==> flow/design.v <==
`timescale 1ns / 1ps
module fifo
(
 input we,  
 input re,
 input clk,
 input rst,
 input [7:0] data_in,
 output full,
 output reg [7:0] data_o,
 output  empty
);
integer i;
reg [4:0] pr,pw;
reg [7:0] mem [31:0];
assign empty = (pw == pr);
assign full  = ((pw + 5'd1) == pr);
 always@(posedge clk )
begin
 if(!rst)
  begin
   pr<=5'd1;
   pw<=5'd1;
   for(i=0;i<=31;i=i+1)
    begin
      mem[i]<=8'b0;
    end
  end
else
begin
  if(re&&!empty)
   begin
     data_o<=mem[pr];
     pr<=pr+5'd1;
   end
  if(we&&!full )
   begin
     mem[pw]<=data_in;
     pw<=pw+5'd1;
   end
end
end
endmodule
`timescale 1ns / 1ps
module UART_User_interface(
input [7:0]data_in,
input [2:0]addr,
input wr_en,
input rd_en,
input rst,
input clk,
input fifo_full,
output reg [7:0]AXI_data_out,
output reg [7:0]data_fifo,
output reg fifo_wr_en,
output     [7:0]reg_array0,
output     [7:0]reg_array1,
output     [7:0]reg_array3,
output     [7:0]reg_array4
    );
 reg [7:0] mem [0:7];
assign reg_array0=mem[0];    
assign reg_array1=mem[1];    
assign reg_array3=mem[3];    
assign reg_array4=mem[4];    
always @ (posedge clk) begin
 if (!rst) begin
   mem[0] <= 8'b0;
   mem[1] <= 8'b0;
   mem[2] <= 8'b0;
   mem[3] <= 8'b0;
   mem[4] <= 8'b0;
   mem[5] <= 8'b0;
   mem[6] <= 8'b0;
   mem[7] <= 8'b0;
   AXI_data_out <= 8'b0;
   data_fifo <= 8'b0;
   fifo_wr_en <= 1'b0;
    end
 else begin
   if (wr_en) 
      begin
       mem[addr] <= data_in;
       AXI_data_out <= 0;
         if (addr== 3'b000&& !fifo_full && reg_array3[7] == 0)
         begin                              
            fifo_wr_en <= 1'b1;             
            data_fifo <= data_in;
            mem[5] <= 8'b11111101;
         end 
         else 
         begin
            mem[5]<= 8'b11111111;
            fifo_wr_en <= 1'b0;
            data_fifo <= 8'b0;
         end  
   end	  
   else if (rd_en) begin
	       AXI_data_out <= mem[addr];
	       fifo_wr_en <= 1'b0;
   end
   else begin
	      AXI_data_out <= 0;
	      fifo_wr_en <= 1'b0;
	      mem[5]<= 8'b11111111;
   end	 
 end
end
endmodule
`timescale 1ns / 1ps
module c_div
(
input control,               
input clk_cpu,               
input rst,
input [7:0] tx,              
input [7:0] rate,            
output reg baud_clock,       
output reg baud_tick         
);
reg [15:0] value_rate;
reg  [22:0] int_counter;
reg generate_clk;
always @( posedge clk_cpu)
begin
	if (!rst)
		begin
         value_rate <=16'b0;
		 int_counter <= 0;
	     baud_clock <=1;
         generate_clk <= 0;
         baud_tick <= 0;
		end
    else if (control) begin
         value_rate <= {rate,tx};
         generate_clk <= 1;
         baud_tick <= 0;
    end
    else if (generate_clk) begin
	      if (int_counter == ((value_rate/2)))   
		     begin
		      int_counter <= 0;
		      baud_clock <= ~baud_clock;
		      baud_tick <= ~baud_clock;
		      end
	      else begin
		      int_counter <= int_counter + 1;
		      baud_tick <= 0;
	      end
          end
    else begin
             value_rate <= 16'b0;
		     int_counter <= 0;
	         baud_clock <=1;
	         baud_tick <= 0;
         end
end
endmodule
`timescale 1ns / 1ps
module Process(
    input LCR0,                            
    input LCR1,
    input LCR2,                            
    input LCR3,                            
    input LCR4,                           
    input LCR5,
    input [7:0] data_in,  
    input fifo_empty,                      
    input clk,
    input reset,
    input tx_ready,                       
    output reg  fifo_read,                
    output reg [8:0] data_out,  
    output reg  [3:0] data_length,
    output reg [1:0] num_stop_bit,     
    output reg data_out_active         
    );
 reg  [3:0] data_in_length ;
 reg [7:0] data;
 reg [2:0] state;
 reg [2:0] next_state;
 reg parity;
 parameter  IDLE = 1'b0;
 parameter  data_processing = 1'b1;
always @(posedge clk)
begin
  if (reset==0)  state<= IDLE;
  else           state<= next_state;
end
always @*
 begin
   data_out_active =  0;
   data_out =0;
   num_stop_bit =0;
   data_length =0;
   fifo_read = 0;
   data = 0;
   data_in_length = 0;
   parity = 0;
   next_state = IDLE;
   case (state)
   IDLE:
     begin
    if ( fifo_empty == 0 && tx_ready)   
       begin                            
      fifo_read = 1;                     
     next_state = data_processing ;
       end
 end
data_processing:
    begin
    data_out_active=1;
 case({LCR0,LCR1})               
      2'b00:   begin data_in_length =5; data = {3'b000, data_in[4:0]}; end
      2'b01:   begin data_in_length =6; data = {2'b00,  data_in[5:0]}; end
      2'b10:   begin data_in_length =7; data = {1'b0,   data_in[6:0]}; end
      default: begin data_in_length =8; data = data_in;               end
 endcase
 parity = (^data) ^ LCR5;
     if (LCR3==1)
 begin
      data_length = data_in_length + 4'd1 ;
      data_out = {1'b0,data} | ({8'b0,parity} << data_in_length) ;
     end
 else
      begin
      data_length =  data_in_length;
      data_out = {1'b0,data};
      end
 case (LCR2)                             
 1'b0:    num_stop_bit=2'b01;    
 default: begin
        case({LCR0,LCR1})
        2'b00:   num_stop_bit=2'b10 ;     
        default: num_stop_bit= 2'b11 ;    
        endcase
     end
endcase
    if(!tx_ready)
       next_state=  IDLE;
    else
       next_state=  data_processing ;
    end
 default: begin
    next_state = IDLE;
 end
endcase
 end
endmodule
`timescale 1ns / 1ps
module transmitter(
    input [8:0] data_in,           
    input [1:0] num_stop_bit,
    input reset,
    input [3:0] data_length,            
    input MCR1,                   
    input clk,                   
    input baud_tick,             
    input data_valid ,            
    input n_CTS ,
    output reg  serial_data_out,
    output reg  n_RTS,                       
    output reg  tx_done,          
    output tx_ready              
    );
  reg  [9:0] data;
  reg [13:0] clk_counter;
  reg [3:0] length;
  reg [3:0] bit_counter;  
  reg start_transmit;
  reg tx;
  assign tx_ready = !tx_done;
always @(posedge clk)
 begin
   if (!reset) begin
        data <= 0;
        length <= 0;
        clk_counter <=0;
        bit_counter <= 0;
        n_RTS <= 1;
        tx_done <=0;
        serial_data_out <= 1;
        tx <=1;
       end
   else if (!baud_tick) begin
   end
   else if (data_valid && MCR1 && tx && !n_CTS) begin
         data <= {data_in[8:0],1'b0};      
         length <= data_length;
         bit_counter <= 0;
         tx_done <= 0;
         n_RTS <= 1;    
         tx <=0;
   end 
  else if ( MCR1 && !tx)begin
    n_RTS <= 0;   
    if (bit_counter <= length) begin
       if (clk_counter == 15) begin              
          clk_counter <=  0;                     
          bit_counter <= bit_counter + 1;
          serial_data_out <= data[0];
          data <= {1'b0,data[9:1]};
          end
       else  begin
          serial_data_out <= data[0];
          clk_counter <= clk_counter +1;
        end      
     end
    else begin
     n_RTS <= 0;
        case (num_stop_bit)
      2'b01: begin
           if (clk_counter == 15)begin             
             clk_counter <=  0;
             tx_done <= 1;
             tx<=1;       
             serial_data_out <= 1;
              end
           else  begin
             serial_data_out <=1;
             clk_counter <= clk_counter +1;            
           end
       end
      2'b10:begin                         
           if (clk_counter == 23)begin            
             clk_counter <=  0;
             tx_done <= 1;
             tx<=1;     
             serial_data_out <=1;
              end
           else  begin
             clk_counter <= clk_counter +1;
              serial_data_out <=1;              
              end         
       end
    2'b11:begin
           if (clk_counter == 31)begin             
             clk_counter <=  0;
             tx_done <= 1;
             tx<=1;      
             serial_data_out <=1;
              end
           else  begin
             clk_counter <= clk_counter +1;
             serial_data_out <=1;             
              end         
      end
    default begin
           if (clk_counter == 15)begin             
             clk_counter <=  0;
             tx_done <= 1;
             tx<=1;         
             serial_data_out <=1;
              end
           else  begin
             clk_counter <= clk_counter +1; 
             serial_data_out <=1;            
              end       
     end
     endcase
    end    
 end
 else begin
       data <= 0;
       length <= 0;
       clk_counter <=0;
       bit_counter <= 0;
       n_RTS <= 1;
       tx_done <=0;
       serial_data_out <= 1;
       tx <= 1;
 end 
end
endmodule
`timescale 1ns / 1ps
module UART_Top_Module(
input clk,                      
input rst,                      
input [7:0] data_in,            
input wr_en,rd_en,              
input [2:0] address,            
output  [7:0]data_o,            
output  serial_data_out,        
output  n_RTS,                  
output  tx_done,                
input   n_CTS                 
);
wire b1;
wire [7:0]b2;
wire b3;
wire [7:0]ar0;
wire [7:0]ar1;
wire [7:0]ar3;
wire [7:0]ar4;
wire e1, e2;
wire [8:0]e3;
wire [1:0]e4;
wire [3:0]e5;
wire e6;
wire c1, c3;
wire [7:0]c2;
wire  d1, d2;
assign tx_done = e6;
 UART_User_interface UI1 ( .clk(clk), .rst(rst),
  .wr_en(wr_en), .rd_en(rd_en), .data_in(data_in)
  , .addr(address), .fifo_full(b1),
  .data_fifo(b2), .fifo_wr_en(b3), .AXI_data_out(data_o),
  .reg_array0(ar0), .reg_array1(ar1), .reg_array3(ar3)
  , .reg_array4(ar4)
  );
  fifo F1( .clk(clk), .rst(rst),
  .we(b3), .data_in(b2), .re(c1),
  .full(b1), .data_o(c2), .empty(c3));
  c_div CD1( .rst(rst),
  .clk_cpu(clk), .tx(ar0), .rate(ar1), .control(ar3[7]),
  .baud_clock(d1), .baud_tick(d2));
  Process pr(
  .clk(clk), 
  .reset(rst),
  .data_in(c2), 
  .fifo_empty(c3), 
  .tx_ready(e1),
  .LCR0(ar3[0]), 
  .LCR1(ar3[1]),
  .LCR2(ar3[2]),
  .LCR3(ar3[3]),
  .LCR4(ar3[4]),
  .LCR5(ar3[5]),
  .fifo_read(c1), 
  .data_out_active(e2),
  .data_out(e3), 
  .num_stop_bit(e4),
  .data_length(e5));
  transmitter TX(  .reset(rst),
  .data_valid(e2), .data_in(e3), .num_stop_bit(e4), .data_length(e5), .MCR1(ar4[1]), .clk(clk), .baud_tick(d2),
  .serial_data_out(serial_data_out), .n_RTS(n_RTS), .tx_done(e6),.tx_ready(e1),.n_CTS(n_CTS));
 endmodule
Tool chain data of UART_Top_Module
The steps from the RTL of UART_Top_Module to its reports follow in flow order. Line numbers count from 1 in the design file above. Operators: Yosys type, input widths -> output width; for muxes data width and select width s. Cell names lack the library's common part. Not given: n/a

Top: UART_Top_Module. Clock: clk. Cell library: sky130hd. Library corner: tt_025C_1v80.

Word-level counts
Counts by Yosys on the flattened word-level netlist (proc, flatten, opt, wreduce; memories kept). Register bits leave out memories and registers merged into their read ports (data or address). Print and check cells are left out. Memory sizes are those after Yosys's memory passes, which may raise the word count (mostly to a power of two), join words into wider ones and drop unused or constant bits.

Under memories stands 2. Under RAM bits stands 320. The figure for input bits is 16. The entry for flip-flop bits (word level) reads 100. For word-level cells the number is 169.

Memories: F1.mem (words 32, bits a word 8, RTL line 15) `reg [7:0] mem [31:0];`; UI1.mem (words 8, bits a word 8, RTL line 61) `reg [7:0] mem [0:7];`.

Under reductions and logical operators stands 26. The figure for order comparisons is 1. Under muxes and demuxes stands 78. The entry for bitwise gates (word level) reads 16. For shift-type cells the number is 1. The figure for add/subtract/negate cells is 6. The figure for equal/unequal tests is 21.

Operators with widths (number): $mux 8 (9); $mux 14 (5); $mux 23 (2); $mux 10 (4); $mux 4 (9); $mux 1 (34); $mux 16 (2); $eq 14x5->1 const B (2); $pmux 14 s2 (1); $pmux 8 s3 (1); $add 23x1->23 const B (1); $eq 23x15->1 (1); $mux 9 (2); $add 14x1->14 const B (1); $eq 14x4->1 const B (1); $pmux 4 s3 (1); $add 5x1->5 const B (2); $eq 5x5->1 (2); $mux 5 (2); $logic_and 1x1->1 (9); $shl 1x4->9 (1); $not 1->1 (9); $ne 3x2->1 const B (3); $or 8x9->9 (1); $reduce_and 2->1 (4); $add 4x1->4 const B (2); $ne 4x3->1 const B (2); $reduce_xor 8->1 (1).

Other operator kinds: 22; their cells: 35.

Longest topological paths
Depth = most cells in a row (Yosys ltp): at word level without a register or memory, in the mapped netlist without a sequential cell, where the memories' decode and read muxes count.

For word-level depth the number is 11. The entry for ABC_AREA reads 0. Under depth in mapped cells stands 8. Under depth with buffers taken out stands 7.

Mapped cells and area
Yosys stat after the flow's synthesis: flattened, memories mapped to cells. It holds for the ABC_AREA given above (unset counts as 0); a run with the other value may have another netlist.

The entry for mapped cells reads 1483. The entry for buffers reads 92. Under flip-flops stands 434. The entry for mapped area reads 20091.8 um^2.

Cells by type: edfxtp_1 (number 328, total area 9.85E+03 um^2); mux4_2 (number 96, total area 2.16E+03 um^2); dfxtp_1 (number 106, total area 2.12E+03 um^2); and2_1 (number 315, total area 1970.64 um^2); nor2_1 (number 101, total area 379.114 um^2); xnor2_1 (number 41, total area 359.094 um^2); xor2_1 (number 29, total area 253.994 um^2); o21ai_0 (number 46, total area 230.221 um^2); clkbuf_1 (number 59, total area 221.462 um^2); ha_1 (number 16, total area 200.192 um^2); a21oi_1 (number 39, total area 195.187 um^2); a22oi_1 (number 19, total area 142.637 um^2); nand3_1 (number 28, total area 140.134 um^2); nor3_1 (number 25, total area 125.12 um^2); nand2_1 (number 33, total area 123.869 um^2); mux2i_1 (number 12, total area 120.115 um^2); o311ai_4 (number 4, total area 105.101 um^2); mux2_2 (number 9, total area 101.347 um^2).

Other cell types: 45; their cells: 177. By module: a second synthesis without flattening, with its own total; a netlist apart from the flattened one above.

Under cell total of the unflattened synthesis stands 1692. Area total of the unflattened synthesis: 20123.0 um^2.

Each row is one instance without its submodules.

Modules: fifo (instances 1, cells 924, area 12293.0 um^2); UART_User_interface (instances 1, cells 262, area 3568.4 um^2); transmitter (instances 1, cells 227, area 1915.6 um^2); c_div (instances 1, cells 220, area 1891.8 um^2); Process (instances 1, cells 59, area 454.2 um^2); UART_Top_Module (instances 1, cells 0, area 0.0 um^2).

Worst setup path after synthesis
Source: OpenSTA report_checks on the synthesized netlist (no wires, ideal clock, input and output delay 20% of the period each), path of least setup slack; recovery checks are left aside. Register names are those of the netlist, which keeps one name where synthesis merged equal registers.

Path kind: input to register. From: input port rst. To: memory F1.mem[13][0]. The figure for path delay is 2037 ps. The figure for arrival time is 2653 ps. Driving pins on the path: 5. Under path buffers stands 2. The entry for library setup time reads 384 ps. Time at the first pin: 1000 ps. Clock period: 5000 ps. Under slack stands 1963 ps. Input delay: 1000 ps. Under period reached after synthesis stands 3037 ps.

"path delay" is the arrival time less input delay plus setup time. "driving pins on the path" counts driving pins, that of a launching flip-flop among them; a cell with two outputs on the path counts twice. "period reached after synthesis" is the clock period less the worst setup slack; recovery checks do not enter. This is arithmetic on one report: input and output delays are still those of the set period (20% each). The rows between start and end are the longest chain of elaborated cells between them; the timing report does not say that the signal goes this way. Where chains are equally long, one stands for them. A line is the first line of the expression or statement that the cell stems from. Yosys adds cells for indexed reads and writes and turns some case tables into memories. The path ends at the enable pin of a flip-flop; only ways to that pin are counted.

Cell sequence: clkbuf_1 and2_1 o311ai_4 buf_4 o21ai_0. Under length of the longest elaborated chain stands 1. Under elaborated cells between the ends (all ways) stands 3.

Ends and longest elaborated chain, after synthesis: from (decl) (RTL line 378) `input rst,`; $mux 5 (RTL line 20) `if(!rst)`; to (decl) (RTL line 15) `reg [7:0] mem [31:0];`.

Timing after layout
Path of least setup slack in the final report of run B (OpenROAD, finished layout, wires in). Where an end is a register, its clock arrival counts in the times. The path's times are printed in steps of 10 ps; the period is the one set.

Path kind: register to register. From: register F1.pw[0]. To: memory F1.mem[23][1]. Time at the first pin: 570 ps. The figure for arrival time is 3800 ps. Driving pins on the path: 8. Clock period: 4140 ps. Under slack stands 550 ps. The entry for library setup time reads 360 ps. Under path buffers stands 1.

The rows between start and end are the longest chain of elaborated cells between them; the timing report does not say that the signal goes this way. Where chains are equally long, one stands for them. The path ends at the enable pin of a flip-flop; only ways to that pin are counted.

Cell sequence: dfxtp_1 inv_1 ha_1 xnor2_1 nand3_1 o311ai_4 buf_6 o21ai_1. Under length of the longest elaborated chain stands 6. Under elaborated cells between the ends (all ways) stands 8.

Ends and longest elaborated chain, post-layout: from (decl) (RTL line 14) `reg [4:0] pr,pw;`; from (assign) (RTL line 23) `pw<=5'd1;`; from (assign) (RTL line 39) `pw<=pw+5'd1;`; $add 5x1->5 (RTL line 17) `assign full  = ((pw + 5'd1) == pr);`; $eq 5x5->1 (RTL line 17); $logic_not 1->1 (RTL line 36) `if(we&&!full )`; $logic_and 1x1->1 (RTL line 36); $mux 5 (RTL line 36); $mux 5 (RTL line 20) `if(!rst)`; to (decl) (RTL line 15) `reg [7:0] mem [31:0];`.

Data sheet: physical implementation of UART_Top_Module

Stored flow runs of UART_Top_Module (2 of them; Yosys, OpenROAD, sky130hd). They differ in their settings and are not a sequence. Constraints: input delay and output delay 20% of the set period each, output load 0.01 pF. By "achieved clock period" is meant the clock period of the run minus its worst setup slack. This is arithmetic on one report: input and output delays are still those of the set period (20% each). By "critical setup path time" is meant the share of the clock period that the worst setup path is allowed (20% is reserved at inputs, 20% at outputs), minus its slack. Clock arrival times at its registers enter into it. "critical setup path time" is known to 10 ps.

Run A has these settings: ABC_AREA 1; CAP_MARGIN 20; CELL_PAD_IN_SITES_DETAIL_PLACEMENT 2; CELL_PAD_IN_SITES_GLOBAL_PLACEMENT 0; CORE_MARGIN 9; CORE_UTILIZATION 60; CTS_CLUSTER_DIAMETER 295; CTS_CLUSTER_SIZE 25; GPL_ROUTABILITY_DRIVEN 0; GPL_TIMING_DRIVEN 1; HOLD_SLACK_MARGIN -0.05; PLACE_DENSITY_LB_ADDON 0.26; SETUP_SLACK_MARGIN 0.37; SLEW_MARGIN 35; TNS_END_PERCENT 65; period_ns 2.92. Outcome: incomplete, placement halted on DPL-0033.

Run B has these settings: CAP_MARGIN 5; CELL_PAD_IN_SITES_DETAIL_PLACEMENT 1; CORE_UTILIZATION 43; CTS_CLUSTER_DIAMETER 102; CTS_CLUSTER_SIZE 55; GPL_ROUTABILITY_DRIVEN 0; GPL_TIMING_DRIVEN 0; MIN_ROUTING_LAYER met2; SLEW_MARGIN 35; TNS_END_PERCENT 85; period_ns 4.14; CORE_MARGIN 2. The measured standard-cell area of the final layout is 21707.1 um^2. The achieved clock period is 3586 ps. The critical setup path time comes to 3590 ps. Critical path kind: register to register. The measured worst hold slack after layout is 470 ps. The Yosys chip area after synthesis is 20091.8 um^2. The setup slack of the critical path stands at 554 ps. The measured area inside the die boundary is 48470.4 um^2.
